==> flow/design.v <==
module RSA_IP #(parameter WIDTH = 3) (
    IN_P, IN_Q, IN_E,
    OUT_N, OUT_D 
);
input  [WIDTH-1:0]   IN_P, IN_Q;
input  [WIDTH*2-1:0] IN_E;
output [WIDTH*2-1:0] OUT_N, OUT_D;
genvar k ; 
assign OUT_N = IN_P * IN_Q ;
wire [WIDTH*2-2:0] phi_N ;
assign phi_N = (IN_P - 1) * (IN_Q - 1) ;
wire        [WIDTH*2-2:0] r        [0:2*WIDTH-1] ;
wire signed [WIDTH*2-1:0] t        [0:2*WIDTH-1] ;
wire        [4:0]         quotient [0:2*WIDTH-1] ;
assign r[0] = phi_N ;
assign t[0] = 0 ;
assign quotient[0] = 0 ;
assign r[1] = IN_E ;
assign t[1] = 1 ;
assign quotient[1] = 0 ;
generate
	for (k=2 ; k< (2*WIDTH) ; k=k+1) begin : gen_d_level
		assign quotient[k] = r[k-2]  /  r[k-1] ; 
		assign t[k] = (r[k-1] ==1)? t[k-1]         : t[k-2]  - quotient[k] * t[k-1] ;
		assign r[k] = (r[k-1] ==1)? 1 				: r[k-2]  - quotient[k] * r[k-1] ;
	end
endgenerate
assign OUT_D =(t[(2*WIDTH)-1] > 0 ) ? t[(2*WIDTH)-1] : t[(2*WIDTH)-1] + phi_N; 
endmodule
module RSA_TOP (
    clk, rst_n, in_valid,
    in_p, in_q, in_e, in_c,
    out_valid, out_m
);
input clk, rst_n, in_valid;
input [3:0] in_p, in_q;
input [7:0] in_e, in_c;
output reg out_valid;
output reg [7:0] out_m;
parameter WIDTH = 4 ;
parameter ST_IN = 0 ;
parameter ST_OUT = 1 ;  
reg current_state  ;
reg next_state  ;
reg  [WIDTH*2-1:0] c_text , c_wait_1 ;
reg  [WIDTH-1  :0] get_p, get_q ;
reg  [WIDTH*2-1:0] get_e ;
reg  [WIDTH*2-1:0] decrypted_text  ;
reg  [WIDTH*2-1:0] decrypted_text_wait_1  ;
wire [WIDTH*2-1:0] OUT_D, OUT_N ;
reg  [WIDTH*2-1:0] private_D , private_N ;
reg  [2:0] count_number ;
reg  [2:0] count_out ; 
integer i  ;
reg count_1 ;
always@(posedge clk, negedge rst_n)
begin
	if(!rst_n)
		begin
			count_1 <= 'd0 ;
		end
	else if (current_state == ST_IN)
		begin
			if (in_valid) begin
				if(count_1 !=1) 
					count_1 <= count_1 + 'd1 ;
			end
		end
	else
		count_1 <= 'd0 ;
end	
reg [2:0] count_8 ;
always@(posedge clk, negedge rst_n)
begin
	if(!rst_n)
		begin
			count_8 <= 'd0 ;
		end
	else if (current_state == ST_IN)
		begin
			if (in_valid) begin
				count_8 <= count_8 + 'd1 ;
			end
		end
	else if (current_state == ST_OUT)
		begin
			count_8 <= count_8 + 'd1 ;
		end
	else
		count_8 <= 'd0 ;
end
always@(posedge clk, negedge rst_n)
begin
	if(!rst_n)
		begin
			get_e <='d0;
			get_p <='d0;
			get_q <='d0;
		end
	else 
		begin
			if (count_1 == 0)
				begin
					get_e <= in_e ;
					get_p <= in_p ;
					get_q <= in_q ;
				end
		end	
end
always@(posedge clk, negedge rst_n)
begin
	if(!rst_n)
		begin
				c_text <= 'd0;
		end
	else if (current_state == ST_IN)
		begin
			if(in_valid ) 
				c_text <= in_c;
		end
end
always@ (posedge clk , negedge rst_n )begin
	if (!rst_n )begin
		c_wait_1 <= 'd0 ;
	end else begin
		c_wait_1 <= c_text ;
	end
end
always@(posedge clk, negedge rst_n)
begin
	if(!rst_n)begin
			private_D <= 'd0;
			private_N <= 'd0;
	end
	else if (current_state == ST_IN)begin
			if (count_1 == 1)begin
				private_D <= OUT_D;
				private_N <= OUT_N;
			end
	end
end
RSA_IP #(.WIDTH(WIDTH)) U0 ( .IN_P(get_p) , .IN_Q(get_q) , .IN_E(get_e) , .OUT_N (OUT_N) , .OUT_D (OUT_D) )  ; 
wire [WIDTH*2-1:0] a0 , a1  ;
wire [WIDTH*4-1:0] a0_square ;
assign a0 = c_wait_1 % private_N ;	 
assign a0_square = a0*a0 ;  
assign a1 = (a0_square)  % private_N ;	 
reg [WIDTH*2-1:0] pipe_a0 , pipe_a1 ;
always@(posedge clk , negedge rst_n)begin
	if (!rst_n)begin
		pipe_a0    <= 'd0 ;
		pipe_a1    <= 'd0 ;
	end else begin
		pipe_a0 <= a0 ;
		pipe_a1 <= a1 ;
	end
end
wire [WIDTH*2-1:0] a0_a1_value ; 
reg [WIDTH*2-1:0] tmp_1_to_2 ;
wire [WIDTH*2-1:0] a2, a3 ;
wire [WIDTH*4-1:0] pipe_a1_square  ;
wire [WIDTH*4-1:0] a2_square   ;
wire [WIDTH*4-1:0] pipe_a0_mult_a1 ;
assign pipe_a1_square  = (pipe_a1 * pipe_a1) ;
assign pipe_a0_mult_a1 = (pipe_a0 * pipe_a1) ; 
assign a2_square   = (a2      * a2 ) ; 
assign a0_a1_value = (pipe_a0_mult_a1  ) % private_N ; 
assign a2          = (pipe_a1_square   ) % private_N ;
assign a3      = (a2_square    ) % private_N ; 
always@(*)begin
	if (private_D[0] == 1  && private_D[1] == 1)begin
		tmp_1_to_2 = a0_a1_value ;
	end else if (private_D[0] == 1  && private_D[1] == 0)begin
		tmp_1_to_2 = pipe_a0 ;
	end else if (private_D[0] == 0  && private_D[1] == 1)begin
		tmp_1_to_2 = pipe_a1 ;
	end else begin   
		tmp_1_to_2 = 0 ;
	end
end
reg [WIDTH*2-1:0] pipe_a3 , pipe_tmp1 , pipe_a2;
always@(posedge clk , negedge rst_n)begin
	if (!rst_n)begin
		pipe_a3    <= 'd0 ;
		pipe_tmp1  <= 'd0 ;
		pipe_a2    <= 'd0 ;
	end else begin
		pipe_tmp1  <= tmp_1_to_2 ;
		pipe_a3    <= a3 ;
		pipe_a2    <= a2 ; 
	end
end
reg [WIDTH*2-1:0] tmp_2_to_3 ;
wire [WIDTH*2-1:0] a4, a5 ;
wire [WIDTH*4-1:0] pipe_a3_square  ;
wire [WIDTH*4-1:0] tmp_a4_square   ;
assign pipe_a3_square  = (pipe_a3 * pipe_a3 ) ;
assign tmp_a4_square   = (a4  * a4  ) ;
assign a4 = (pipe_a3_square )%private_N ; 
assign a5 = (tmp_a4_square  )%private_N ;
wire [WIDTH*4-1:0] pipe_a2_a3 ;
assign pipe_a2_a3 = pipe_a2 * pipe_a3 ; 
wire [WIDTH*2-1:0] a2_a3_value ;
assign a2_a3_value = pipe_a2_a3% private_N ; 
always@(*)begin
	if (private_D[2] == 1  && private_D[3] == 1)begin
		tmp_2_to_3 = a2_a3_value ;
	end else if (private_D[2] == 1  && private_D[3] == 0)begin
		tmp_2_to_3 = pipe_a2 ;
	end else if (private_D[2] == 0  && private_D[3] == 1)begin
		tmp_2_to_3 = pipe_a3 ;
	end else begin   
		tmp_2_to_3 = 0 ;
	end
end
reg [WIDTH*2-1:0] pipe_a5 , pipe_tmp2_0 , pipe_a4 , pipe_tmp2_1 ;
reg in_valid_3 ; 
always@(posedge clk , negedge rst_n)begin
	if (!rst_n)begin
		pipe_a5        <= 'd0 ;
		pipe_a4        <= 'd0 ;
		pipe_tmp2_0    <= 'd0 ;
		pipe_tmp2_1    <= 'd0 ;
	end else begin
		pipe_a5      <= a5 ;
		pipe_a4      <= a4 ;
		pipe_tmp2_0  <= pipe_tmp1 ; 
		pipe_tmp2_1  <= tmp_2_to_3 ; 
	end
end
reg [WIDTH*2-1:0] tmp_3_to_4_0 , tmp_3_to_4_1 ;
wire [WIDTH*2-1:0] a6 ;
wire [WIDTH*4-1:0] pipe_a5_square ;
assign pipe_a5_square = (pipe_a5 * pipe_a5 ) ;
assign a6     = (pipe_a5_square)%private_N ; 
wire [WIDTH*4-1:0] pipe_a4_a5 ;
assign pipe_a4_a5  = pipe_a4 * pipe_a5 ; 
wire [WIDTH*2-1:0] a4_a5_value ;
assign a4_a5_value = pipe_a4_a5 % private_N ; 
wire [WIDTH*4-1:0] pipe_tmp0_tmp1 ;
assign pipe_tmp0_tmp1 = pipe_tmp2_0 * pipe_tmp2_1 ; 
wire [WIDTH*2-1:0] tmp0_tmp1_value ;
assign tmp0_tmp1_value = pipe_tmp0_tmp1 % private_N ; 
always@(*)begin    
	if (private_D[4] == 1  && private_D[5] == 1)begin
		tmp_3_to_4_0 = a4_a5_value ;
	end else if (private_D[4] == 1  && private_D[5] == 0)begin
		tmp_3_to_4_0 = pipe_a4 ;
	end else if (private_D[4] == 0  && private_D[5] == 1)begin
		tmp_3_to_4_0 = pipe_a5 ;
	end else begin   
		tmp_3_to_4_0 = 0 ;
	end
end
always@(*)begin
	if (pipe_tmp2_0 == 0  && pipe_tmp2_1 == 0)begin
		tmp_3_to_4_1 = 0 ;
	end else if (pipe_tmp2_0 == 0 ) begin
		tmp_3_to_4_1 = pipe_tmp2_1 ;
	end else if (pipe_tmp2_1 == 0)begin
		tmp_3_to_4_1 = pipe_tmp2_0 ;
	end else begin  
		tmp_3_to_4_1 = tmp0_tmp1_value ;
	end
end
reg [WIDTH*2-1:0] pipe_a6 , pipe_tmp3_0 , pipe_tmp3_1 ;
always@(posedge clk , negedge rst_n)begin
	if (!rst_n)begin
		pipe_a6	     <= 'd0 ;
		pipe_tmp3_0  <= 'd0 ;
	 	pipe_tmp3_1  <= 'd0 ; 
	end else begin
		pipe_a6	      <= a6 ;
		pipe_tmp3_0   <= tmp_3_to_4_0 ; 
		pipe_tmp3_1   <= tmp_3_to_4_1 ; 
	end
end
reg [WIDTH*2-1:0] tmp_4_to_5 ; 
wire [WIDTH*4-1:0] pipe_tmp3_0_tmp3_1 ;
assign pipe_tmp3_0_tmp3_1 = pipe_tmp3_0 * pipe_tmp3_1 ;
wire [WIDTH*2-1:0] tmp3_0_tmp3_1_value ;
assign  tmp3_0_tmp3_1_value = pipe_tmp3_0_tmp3_1 % private_N ; 
always@(*)begin
	if (pipe_tmp3_0 == 0  && pipe_tmp3_1 == 0)begin
		tmp_4_to_5 = 0 ;
	end else if (pipe_tmp3_0 == 0 ) begin
		tmp_4_to_5 = pipe_tmp3_1 ;
	end else if (pipe_tmp3_1 == 0)begin
		tmp_4_to_5 = pipe_tmp3_0 ;
	end else begin  
		tmp_4_to_5 = tmp3_0_tmp3_1_value ;
	end
end
reg [WIDTH*2-1:0] pipe_tmp5_0, pipe_tmp5_1 ;
always@(posedge clk , negedge rst_n)begin
	if (!rst_n)begin
		pipe_tmp5_0 <= 'd0 ;
		pipe_tmp5_1 <= 'd0 ;
	end else begin
		pipe_tmp5_0 <= pipe_a6 ;
		pipe_tmp5_1 <= tmp_4_to_5 ; 
	end
end
reg [WIDTH*2-1:0] tmp_5_to_6 ; 
wire [WIDTH*4-1:0] pipe_tmp5_0_tmp5_1 ;
assign pipe_tmp5_0_tmp5_1 = pipe_tmp5_0 * pipe_tmp5_1 ;
wire [WIDTH*2-1:0] tmp5_0_tmp5_1_value ;
assign tmp5_0_tmp5_1_value = pipe_tmp5_0_tmp5_1 % private_N ; 
always@(*)begin
	if (private_D[6] == 0  && pipe_tmp5_1 == 0)begin
		tmp_5_to_6 = 0 ;
	end else if (private_D[6] == 0 ) begin
		tmp_5_to_6 = pipe_tmp5_1 ;
	end else if (pipe_tmp5_1 == 0)begin
		tmp_5_to_6 = pipe_tmp5_0 ;
	end else begin  
		tmp_5_to_6 = tmp5_0_tmp5_1_value ;
	end
end
always@(posedge clk , negedge rst_n)begin
	if (!rst_n)begin
		decrypted_text <= 'd0 ;
	end else begin
		decrypted_text <= tmp_5_to_6 ; 
	end
end
always@(posedge clk , negedge rst_n)
begin
	if(!rst_n)
		begin
			out_valid <= 'd0; 
			out_m     <= 'd0; 
		end
	else if (current_state == ST_OUT)
		begin
			out_valid <= 'd1 ;
			out_m	  <= decrypted_text ;
		end
	else 
		begin
			out_valid <= 'd0 ;
			out_m	  <= 'd0 ;
		end
end
always@ (posedge clk , negedge rst_n)
begin
	if (!rst_n ) begin
		current_state <= ST_IN ;
	end else begin
		current_state <= next_state ;
	end
end
always@(*)begin
	case(current_state)
		ST_IN : begin
				if (count_8 == 7 )
					next_state = ST_OUT ; 
				else 
					next_state = ST_IN ; 
		end
		ST_OUT : begin
				if (count_8 == 7)
					next_state = ST_IN ;
				else 
					next_state = ST_OUT ; 
		end
		default : next_state = ST_IN ; 
	endcase
end
endmodule
Lab notebook: RSA_TOP

* From RTL to reports: RSA_TOP
Tool output for the design above before and after an edit, in the order of the flow.
"unedited" refers to lines of the RTL above, "edited" to lines of the edited file.
"difference" is "edited" less "unedited", of the values as shown; "rel. change" is that difference over "unedited", in percent.
Cell names lack the library's common part.
The mark - stands for no value.
- Top :: RSA_TOP
- Clock port :: clk
- Standard-cell library :: sky130hd
- Corner :: tt_025C_1v80

* The edit
The edit as a unified diff against the file above.
A script made this edit. It changes what the design does and was not meant as an optimisation.
#+begin_src diff
@@ -140,5 +140,6 @@
 	end
 end
-RSA_IP #(.WIDTH(WIDTH)) U0 ( .IN_P(get_p) , .IN_Q(get_q) , .IN_E(get_e) , .OUT_N (OUT_N) , .OUT_D (OUT_D) )  ; 
+assign OUT_N = get_e;
+assign OUT_D = get_e; 
 wire [WIDTH*2-1:0] a0 , a1  ;
 wire [WIDTH*4-1:0] a0_square ;
#+end_src

* Word-level counts
Yosys after proc, flatten, opt, wreduce and memory -nomap, before mapping. Print and check cells are not counted. Equal cells are merged and count once.
** Cells by class
- add/sub/neg operators :: unedited 16, edited 2, difference -14, rel. change -87.50%
- multiply operators :: unedited 24, edited 12, difference -12, rel. change -50.00%
- div/mod/pow operators :: unedited 19, edited 13, difference -6, rel. change -31.58%
- magnitude comparators :: unedited 1, edited 0, difference -1, rel. change -100.00%
- equality and inequality tests :: unedited 7, edited 1, difference -6, rel. change -85.71%
- mux-type cells :: unedited 40, edited 28, difference -12, rel. change -30.00%
- bitwise operators :: unedited 8, edited 8, difference 0, rel. change 0.00%
- reductions and logical operators :: unedited 20, edited 20, difference 0, rel. change 0.00%
** Operators with widths
- two-way mux 8 bit :: unedited 25, edited 19, difference -6, rel. change -24.00%
- divider 7 x 7 -> 7 bit :: unedited 6, edited 0, difference -6, rel. change -100.00%
- == test 7 x 1 -> 1 bit (second input constant) :: unedited 6, edited 0, difference -6, rel. change -100.00%
- two-way mux 7 bit :: unedited 6, edited 0, difference -6, rel. change -100.00%
- multiplier 5 x 7 -> 7 bit :: unedited 5, edited 0, difference -5, rel. change -100.00%
- multiplier 5 x 8 -> 8 bit :: unedited 5, edited 0, difference -5, rel. change -100.00%
- subtractor 7 bit :: unedited 5, edited 0, difference -5, rel. change -100.00%
- subtractor 8 bit :: unedited 4, edited 0, difference -4, rel. change -100.00%
- subtractor 4 x 1 -> 5 bit (second input constant) :: unedited 2, edited 0, difference -2, rel. change -100.00%
- adder 7 bit :: unedited 1, edited 0, difference -1, rel. change -100.00%
- greater-than comparator 8 x 1 -> 1 bit (second input constant) :: unedited 1, edited 0, difference -1, rel. change -100.00%
- multiplier 32 x 32 -> 7 bit :: unedited 1, edited 0, difference -1, rel. change -100.00%
- multiplier 4 x 4 -> 8 bit :: unedited 1, edited 0, difference -1, rel. change -100.00%
- subtractor 1 x 5 -> 6 bit (first input constant) :: unedited 1, edited 0, difference -1, rel. change -100.00%
- subtractor 1 x 8 -> 8 bit (first input constant) :: unedited 1, edited 0, difference -1, rel. change -100.00%
- logical AND 1 bit :: unedited 12, edited 12, difference 0, rel. change 0.00%
- remainder unit 16 x 8 -> 16 bit :: unedited 12, edited 12, difference 0, rel. change 0.00%
- multiplier 8 x 8 -> 16 bit :: unedited 12, edited 12, difference 0, rel. change 0.00%
- NOT 1 bit :: unedited 8, edited 8, difference 0, rel. change 0.00%
- two-way mux 1 bit :: unedited 6, edited 6, difference 0, rel. change 0.00%
- zero test 8 bit :: unedited 5, edited 5, difference 0, rel. change 0.00%
- two-way mux 3 bit :: unedited 2, edited 2, difference 0, rel. change 0.00%
- AND reduction 2 bit :: unedited 2, edited 2, difference 0, rel. change 0.00%
- adder 1 bit (second input constant) :: unedited 1, edited 1, difference 0, rel. change 0.00%
- adder 3 x 1 -> 3 bit (second input constant) :: unedited 1, edited 1, difference 0, rel. change 0.00%
- == test 3 bit (second input constant) :: unedited 1, edited 1, difference 0, rel. change 0.00%
- remainder unit 8 x 8 -> 8 bit :: unedited 1, edited 1, difference 0, rel. change 0.00%
- case mux 1 bit (select 2 bit) :: unedited 1, edited 1, difference 0, rel. change 0.00%
- nonzero test 2 bit :: unedited 1, edited 1, difference 0, rel. change 0.00%
** Storage and ports
- register bits after elaboration :: unedited 180, edited 166, difference -14, rel. change -7.78%
- input bits :: unedited 27, edited 27, difference 0, rel. change 0.00%
- output and inout bits :: unedited 9, edited 9, difference 0, rel. change 0.00%
- cells after elaboration :: unedited 162, edited 108, difference -54, rel. change -33.33%

* Logic depth
Yosys ltp: most cells in a row. Word level: on the elaborated netlist, between registers, memories and ports. Mapped: between sequential cells and ports; inverters and the memories' decode and read muxes count.
** Depth
- word-level depth :: unedited 28, edited 5, difference -23, rel. change -82.14%
- ABC_AREA :: unedited 0, edited 0
- mapped depth :: unedited 428, edited 390, difference -38, rel. change -8.88%
- depth with buffers taken out :: unedited 405, edited 370, difference -35, rel. change -8.64%

* Netlist
Yosys stat after the flow's synthesis: flattened, memories mapped to cells. It holds for the ABC_AREA given above (unset counts as 0); a run with the other value may have another netlist.
** Mapped netlist
- cells in the netlist :: unedited 13935, edited 11723, difference -2212, rel. change -15.87%
- cell area after synthesis (um2) :: unedited 106363.3, edited 88283.4, difference -18079.9, rel. change -17.00%
- sequential area (um2) :: unedited 4504.3, edited 4154.0, difference -350.3, rel. change -7.78%
- flip-flop cells :: unedited 180, edited 166, difference -14, rel. change -7.78%
** Cell types
- ha_1 :: unedited 1973, edited 1652, difference -321, rel. change -16.27%
- nor2_1 :: unedited 1149, edited 887, difference -262, rel. change -22.80%
- nand2_1 :: unedited 1307, edited 1122, difference -185, rel. change -14.15%
- inv_1 :: unedited 1091, edited 913, difference -178, rel. change -16.32%
- fa_1 :: unedited 527, edited 383, difference -144, rel. change -27.32%
- xnor2_1 :: unedited 481, edited 340, difference -141, rel. change -29.31%
- o21ai_0 :: unedited 702, edited 611, difference -91, rel. change -12.96%
- a21oi_1 :: unedited 665, edited 576, difference -89, rel. change -13.38%
- mux2_2 :: unedited 326, edited 245, difference -81, rel. change -24.85%
- a21o_1 :: unedited 342, edited 272, difference -70, rel. change -20.47%
- xor2_1 :: unedited 229, edited 159, difference -70, rel. change -30.57%
- clkbuf_1 :: unedited 303, edited 241, difference -62, rel. change -20.46%
- nor2b_1 :: unedited 204, edited 143, difference -61, rel. change -29.90%
- nand3_1 :: unedited 173, edited 116, difference -57, rel. change -32.95%
- nor3_1 :: unedited 807, edited 757, difference -50, rel. change -6.20%
- nand2b_1 :: unedited 215, edited 169, difference -46, rel. change -21.40%
- mux2i_1 :: unedited 189, edited 148, difference -41, rel. change -21.69%
- o21a_1 :: unedited 839, edited 806, difference -33, rel. change -3.93%
Not every row of either side is listed.
The figures by module come from a second, unflattened synthesis with its own total; it is not the netlist above.
** Second synthesis, totals
- cells (unflattened synthesis) :: unedited 14178
- area total of the unflattened synthesis (um2) :: unedited 107586.9
Each row is one instance without its submodules.
** Modules, unedited
- RSA_TOP :: instances 1, cells 11697, area 88999.1 um2, sequential area 4529.3 um2
- RSA_IP #(WIDTH=4) :: instances 1, cells 2481, area 18587.8 um2, sequential area 0.0 um2

* Path before layout
Source: OpenSTA report_checks on the synthesized netlist (no wires, ideal clock, input and output delay 20% of the period each), path of least setup slack; recovery checks are left aside. Register names are those of the netlist, which keeps one name where synthesis merged equal registers.
** Path post-synthesis
- path kind :: unedited register to register, edited register to register
- start :: unedited reg get_q[0], edited reg private_N[0]
- end :: unedited reg private_D[1], edited reg pipe_a3[6]
- clock period (ns) :: unedited 90.0, edited 90.0, difference 0.0, rel. change 0.00%
- library setup time (ns) :: unedited 0.126, edited 0.128, difference +0.002
- time at the first pin (ns) :: unedited 0.000, edited 0.000, difference 0.000
- arrival time (ns) :: unedited 79.550, edited 73.954, difference -5.596, rel. change -7.03%
- required time (ns) :: unedited 89.874, edited 89.872, difference -0.002, rel. change 0.00%
- path slack (ns) :: unedited 10.324, edited 15.919, difference +5.595
- path delay (ns) :: unedited 79.676, edited 74.082, difference -5.594, rel. change -7.02%
- driving pins on the path :: unedited 389, edited 352, difference -37, rel. change -9.51%
- path buffers :: unedited 28, edited 20, difference -8, rel. change -28.57%
- synthesis period reached (ns) :: unedited 79.676, edited 74.081, difference -5.595, rel. change -7.02%
"path delay" is the arrival time less input delay plus setup time.
"driving pins on the path": output pins that drive a net of the path, with the launching flip-flop's if there is one; two outputs of one cell count as two.
"synthesis period reached" is the clock period less the worst setup slack; recovery checks do not enter. This is arithmetic on one report: input and output delays are still those of the set period (20% each).
Between the ends stands the longest chain of elaborated cells between them, by number of cells; it is not shown to be the way that was timed. Of several equally long chains one is given.
Each line given opens the expression or statement behind the cell; cells for indexed reads and writes are added by Yosys, which also makes memories of some case tables.
On the way, post-synthesis, unedited:
- Cells stage by stage :: dfrtp_1 > clkbuf_1 > inv_1 > ha_1 > xnor2_1 > or2_2 > fa_1 > inv_1 > ha_1 > fa_1 > fa_1 > ha_1 > a21oi_1 > xnor2_1 > xnor2_1 > xnor2_1 > ha_1 > a21oi_1 > [353 not listed] > nand2b_1 > a21oi_1 > clkbuf_1 > nand2b_1 > fa_1 > inv_1 > fa_1 > fa_1 > inv_1 > ha_1 > or2_2 > a21oi_1 > a31oi_1 > xnor3_1 > mux2i_1 > or4_1 > clkbuf_1 > a221o_1
- Length of the longest elaborated chain :: 28
- Elaborated cells on any way between the ends :: 48
- Classes of those cells :: add/sub: 13; mul: 11; div: 6; compare: 1; eq/ne: 5; mux: 12
** RTL lines, path post-synthesis, unedited
- start: declaration :: line 46 : reg  [WIDTH-1  :0] get_p, get_q ;
- start: assignment :: line 98 : get_q <='d0;
- start: assignment :: line 106 : get_q <= in_q ;
- subtractor 4 x 1 -> 5 bit :: line 11 : assign phi_N = (IN_P - 1) * (IN_Q - 1) ;
- multiplier 32 x 32 -> 7 bit :: line 11
- divider 7 x 7 -> 7 bit :: line 23 : assign quotient[k] = r[k-2] / r[k-1] ;
- multiplier 5 x 7 -> 7 bit :: line 25 : assign r[k] = (r[k-1] ==1)? 1 : r[k-2] - quotient[k] * r[k-1] ;
- subtractor 7 bit :: line 25
- two-way mux 7 bit :: line 25
- divider 7 x 7 -> 7 bit :: line 23
- [14 not listed]
- two-way mux 7 bit :: line 25
- divider 7 x 7 -> 7 bit :: line 23
- multiplier 5 x 8 -> 8 bit :: line 24 : assign t[k] = (r[k-1] ==1)? t[k-1] : t[k-2] - quotient[k] * t[k-1] ;
- subtractor 8 bit :: line 24
- two-way mux 8 bit :: line 24
- adder 7 bit :: line 28 : assign OUT_D =(t[(2*WIDTH)-1] > 0 ) ? t[(2*WIDTH)-1] : t[(2*WIDTH)-1] + phi_N;
- two-way mux 7 bit :: line 28
- end: assignment :: line 132 : private_D <= 'd0;
- end: assignment :: line 137 : private_D <= OUT_D;
On the way, post-synthesis, edited:
- Cells stage by stage :: dfrtp_1 > inv_1 > clkbuf_1 > ha_1 > a211oi_1 > a22oi_2 > nand2_1 > ha_1 > inv_1 > or4_1 > a21oi_1 > nor2_1 > ha_1 > a21oi_1 > nand2_1 > nor4_1 > o21ai_0 > nand2_1 > [316 not listed] > mux2i_1 > ha_1 > nor2b_1 > o21ai_0 > nand2b_1 > a21o_1 > a21o_1 > o21a_1 > o21ai_0 > nand2b_1 > nor2_1 > o21ai_0 > a31oi_1 > o2111ai_1 > a2111oi_2 > o31ai_1 > a21boi_4 > mux2_1
- Length of the longest elaborated chain :: 3
- Elaborated cells on any way between the ends :: 3
- RTL lines with such cells :: 3
- Classes of those cells :: mul: 1; div: 2
** RTL lines, path post-synthesis, edited
- start: declaration :: line 51 : reg  [WIDTH*2-1:0] private_D , private_N ;
- start: assignment :: line 133 : private_N <= 'd0;
- start: assignment :: line 138 : private_N <= OUT_N;
- remainder unit 16 x 8 -> 16 bit :: line 169 : assign a2          = (pipe_a1_square   ) % private_N ;
- multiplier 8 x 8 -> 16 bit :: line 167 : assign a2_square   = (a2      * a2 ) ;
- remainder unit 16 x 8 -> 16 bit :: line 170 : assign a3      = (a2_square    ) % private_N ;
- end: assignment :: line 185 : pipe_a3 <= 'd0 ;
- end: assignment :: line 190 : pipe_a3 <= a3 ;
- end: declaration :: line 182 : reg [WIDTH*2-1:0] pipe_a3 , pipe_tmp1 , pipe_a2;
Some nets on the timed path still bear RTL names; the line given drives or declares the net.
** Nets with RTL names, path post-synthesis, edited (line)
- a2[2] :: 169

* Worst path after layout
From the final timing report of the runs of pair 1: the path of least setup slack in the routed layout; clock arrival at registers is part of the times.
** Path after layout
- path kind :: unedited register to register, edited register to register
- start :: unedited reg get_p[0], edited reg pipe_a1[6]
- end :: unedited reg private_D[6], edited reg pipe_a3[6]
- clock period (ns) :: unedited 85.7, edited 85.7, difference 0.0, rel. change 0.00%
- library setup time (ns) :: unedited 0.12, edited 0.11, difference -0.01
- time at the first pin (ns) :: unedited 0.57, edited 0.56, difference -0.01, rel. change -1.75%
- arrival time (ns) :: unedited 80.48, edited 79.81, difference -0.67, rel. change -0.83%
- required time (ns) :: unedited 86.14, edited 86.13, difference -0.01, rel. change -0.01%
- path slack (ns) :: unedited 5.66, edited 6.32, difference +0.66
- driving pins on the path :: unedited 388, edited 353, difference -35, rel. change -9.02%
- path buffers :: unedited 17, edited 6, difference -11, rel. change -64.71%
Between the ends stands the longest chain of elaborated cells between them, by number of cells; it is not shown to be the way that was timed. Of several equally long chains one is given.
On the way, after layout, unedited:
- Cells stage by stage :: dfrtp_2 > inv_1 > ha_1 > xnor2_1 > or2_2 > fa_1 > inv_1 > ha_1 > fa_1 > fa_1 > ha_1 > a21oi_1 > xnor2_1 > xnor2_1 > xnor2_2 > ha_1 > a21oi_1 > ha_1 > [352 not listed] > a21oi_1 > buf_4 > or2_2 > fa_1 > inv_1 > fa_1 > fa_1 > inv_1 > ha_1 > and3_1 > a21oi_1 > a31oi_1 > xnor3_1 > mux2i_1 > or4_4 > nand2_1 > xnor2_1 > o21ai_0
- Length of the longest elaborated chain :: 28
- Elaborated cells on any way between the ends :: 48
- Classes of those cells :: add/sub: 13; mul: 11; div: 6; compare: 1; eq/ne: 5; mux: 12
** RTL lines, path after layout, unedited
- start: declaration :: line 46 : reg  [WIDTH-1  :0] get_p, get_q ;
- start: assignment :: line 97 : get_p <='d0;
- start: assignment :: line 105 : get_p <= in_p ;
- subtractor 4 x 1 -> 5 bit :: line 11 : assign phi_N = (IN_P - 1) * (IN_Q - 1) ;
- multiplier 32 x 32 -> 7 bit :: line 11
- divider 7 x 7 -> 7 bit :: line 23 : assign quotient[k] = r[k-2] / r[k-1] ;
- multiplier 5 x 7 -> 7 bit :: line 25 : assign r[k] = (r[k-1] ==1)? 1 : r[k-2] - quotient[k] * r[k-1] ;
- subtractor 7 bit :: line 25
- two-way mux 7 bit :: line 25
- divider 7 x 7 -> 7 bit :: line 23
- [14 not listed]
- two-way mux 7 bit :: line 25
- divider 7 x 7 -> 7 bit :: line 23
- multiplier 5 x 8 -> 8 bit :: line 24 : assign t[k] = (r[k-1] ==1)? t[k-1] : t[k-2] - quotient[k] * t[k-1] ;
- subtractor 8 bit :: line 24
- two-way mux 8 bit :: line 24
- adder 7 bit :: line 28 : assign OUT_D =(t[(2*WIDTH)-1] > 0 ) ? t[(2*WIDTH)-1] : t[(2*WIDTH)-1] + phi_N;
- two-way mux 7 bit :: line 28
- end: assignment :: line 132 : private_D <= 'd0;
- end: assignment :: line 137 : private_D <= OUT_D;
On the way, after layout, edited:
- Cells stage by stage :: dfrtp_1 > nand2_1 > fa_1 > inv_1 > fa_1 > fa_1 > inv_1 > fa_1 > inv_1 > ha_1 > o21ai_0 > a21oi_1 > a21boi_0 > nor2_1 > nor2_1 > xnor2_1 > ha_1 > a211oi_1 > [317 not listed] > mux2i_1 > ha_1 > nor2b_1 > o21ai_0 > nand2b_1 > a21o_1 > a21o_1 > o21a_1 > o21ai_0 > nand2b_1 > nor2_1 > o21ai_0 > a31oi_1 > o2111ai_1 > a2111oi_2 > o31ai_1 > a21boi_4 > mux2_1
- Length of the longest elaborated chain :: 4
- Elaborated cells on any way between the ends :: 4
- RTL lines with such cells :: 4
- Classes of those cells :: mul: 2; div: 2
** RTL lines, path after layout, edited
- start: declaration :: line 149 : reg [WIDTH*2-1:0] pipe_a0 , pipe_a1 ;
- start: assignment :: line 153 : pipe_a1 <= 'd0 ;
- start: assignment :: line 156 : pipe_a1 <= a1 ;
- multiplier 8 x 8 -> 16 bit :: line 165 : assign pipe_a1_square  = (pipe_a1 * pipe_a1) ;
- remainder unit 16 x 8 -> 16 bit :: line 169 : assign a2          = (pipe_a1_square   ) % private_N ;
- multiplier 8 x 8 -> 16 bit :: line 167 : assign a2_square   = (a2      * a2 ) ;
- remainder unit 16 x 8 -> 16 bit :: line 170 : assign a3      = (a2_square    ) % private_N ;
- end: assignment :: line 185 : pipe_a3 <= 'd0 ;
- end: assignment :: line 190 : pipe_a3 <= a3 ;
- end: declaration :: line 182 : reg [WIDTH*2-1:0] pipe_a3 , pipe_tmp1 , pipe_a2;
Some nets on the timed path still bear RTL names; the line given drives or declares the net.
** Nets with RTL names, path after layout, edited (line)
- a2[5] :: 169

* Measured runs
Both versions went through the flow (Yosys, OpenROAD) with the same settings in each pair. Constraints: input delay and output delay 20% of the set period each, output load 0.01 pF.
Settings, pair 1:
- CORE_UTILIZATION :: 40
- period_ns :: 85.7
- CAP_MARGIN :: 20
- CORE_MARGIN :: 2
- SLEW_MARGIN :: 20
** Final reports, pair 1
- post-synthesis cell area (um2) :: unedited 106363.3, edited 88283.4, difference -18079.9, rel. change -17.00%
- full die area (um2) :: unedited 270047.0, edited 224482.0, difference -45565.0, rel. change -16.87%
- area of the standard cells in the finished layout (um2) :: unedited 112470.0, edited 92849.0, difference -19621.0, rel. change -17.45%
- utilization :: unedited 0.425, edited 0.423, difference -0.002
- smallest setup slack (ns) :: unedited 5.657, edited 6.322, difference +0.665
- setup total negative slack (ns) :: unedited 0.000, edited 0.000, difference 0.000
- worst-case hold slack (ns) :: unedited 0.355, edited 0.337, difference -0.018
- period achieved (ns) :: unedited 80.043, edited 79.378, difference -0.665, rel. change -0.83%
Settings, pair 2:
- CORE_ASPECT_RATIO :: 0.89
- CORE_MARGIN :: 10
- CORE_UTILIZATION :: 33
- CTS_CLUSTER_DIAMETER :: 34
- GPL_TIMING_DRIVEN :: 1
- MAX_ROUTING_LAYER :: met4
- MIN_ROUTING_LAYER :: met1
- PLACE_DENSITY :: 0.5
- SLEW_MARGIN :: 5
- TNS_END_PERCENT :: 75
- period_ns :: 120.0
- CAP_MARGIN :: 20
** Final reports, pair 2
- post-synthesis cell area (um2) :: unedited 106363.3, edited 88283.4, difference -18079.9, rel. change -17.00%
- full die area (um2) :: unedited 345460.0, edited 288648.0, difference -56812.0, rel. change -16.45%
- area of the standard cells in the finished layout (um2) :: unedited 112611.0, edited 93492.2, difference -19118.8, rel. change -16.98%
- utilization :: unedited 0.351, edited 0.35, difference -0.001
- smallest setup slack (ns) :: unedited 31.102, edited 37.056, difference +5.954
- setup total negative slack (ns) :: unedited 0.000, edited 0.000, difference 0.000
- worst-case hold slack (ns) :: unedited 0.352, edited 0.353, difference +0.001
- period achieved (ns) :: unedited 88.898, edited 82.944, difference -5.954, rel. change -6.70%
"period achieved": clock period set for the run, less the worst setup slack. It is reckoned from that one timing run; input and output delays stay at 20% of the period that was set.
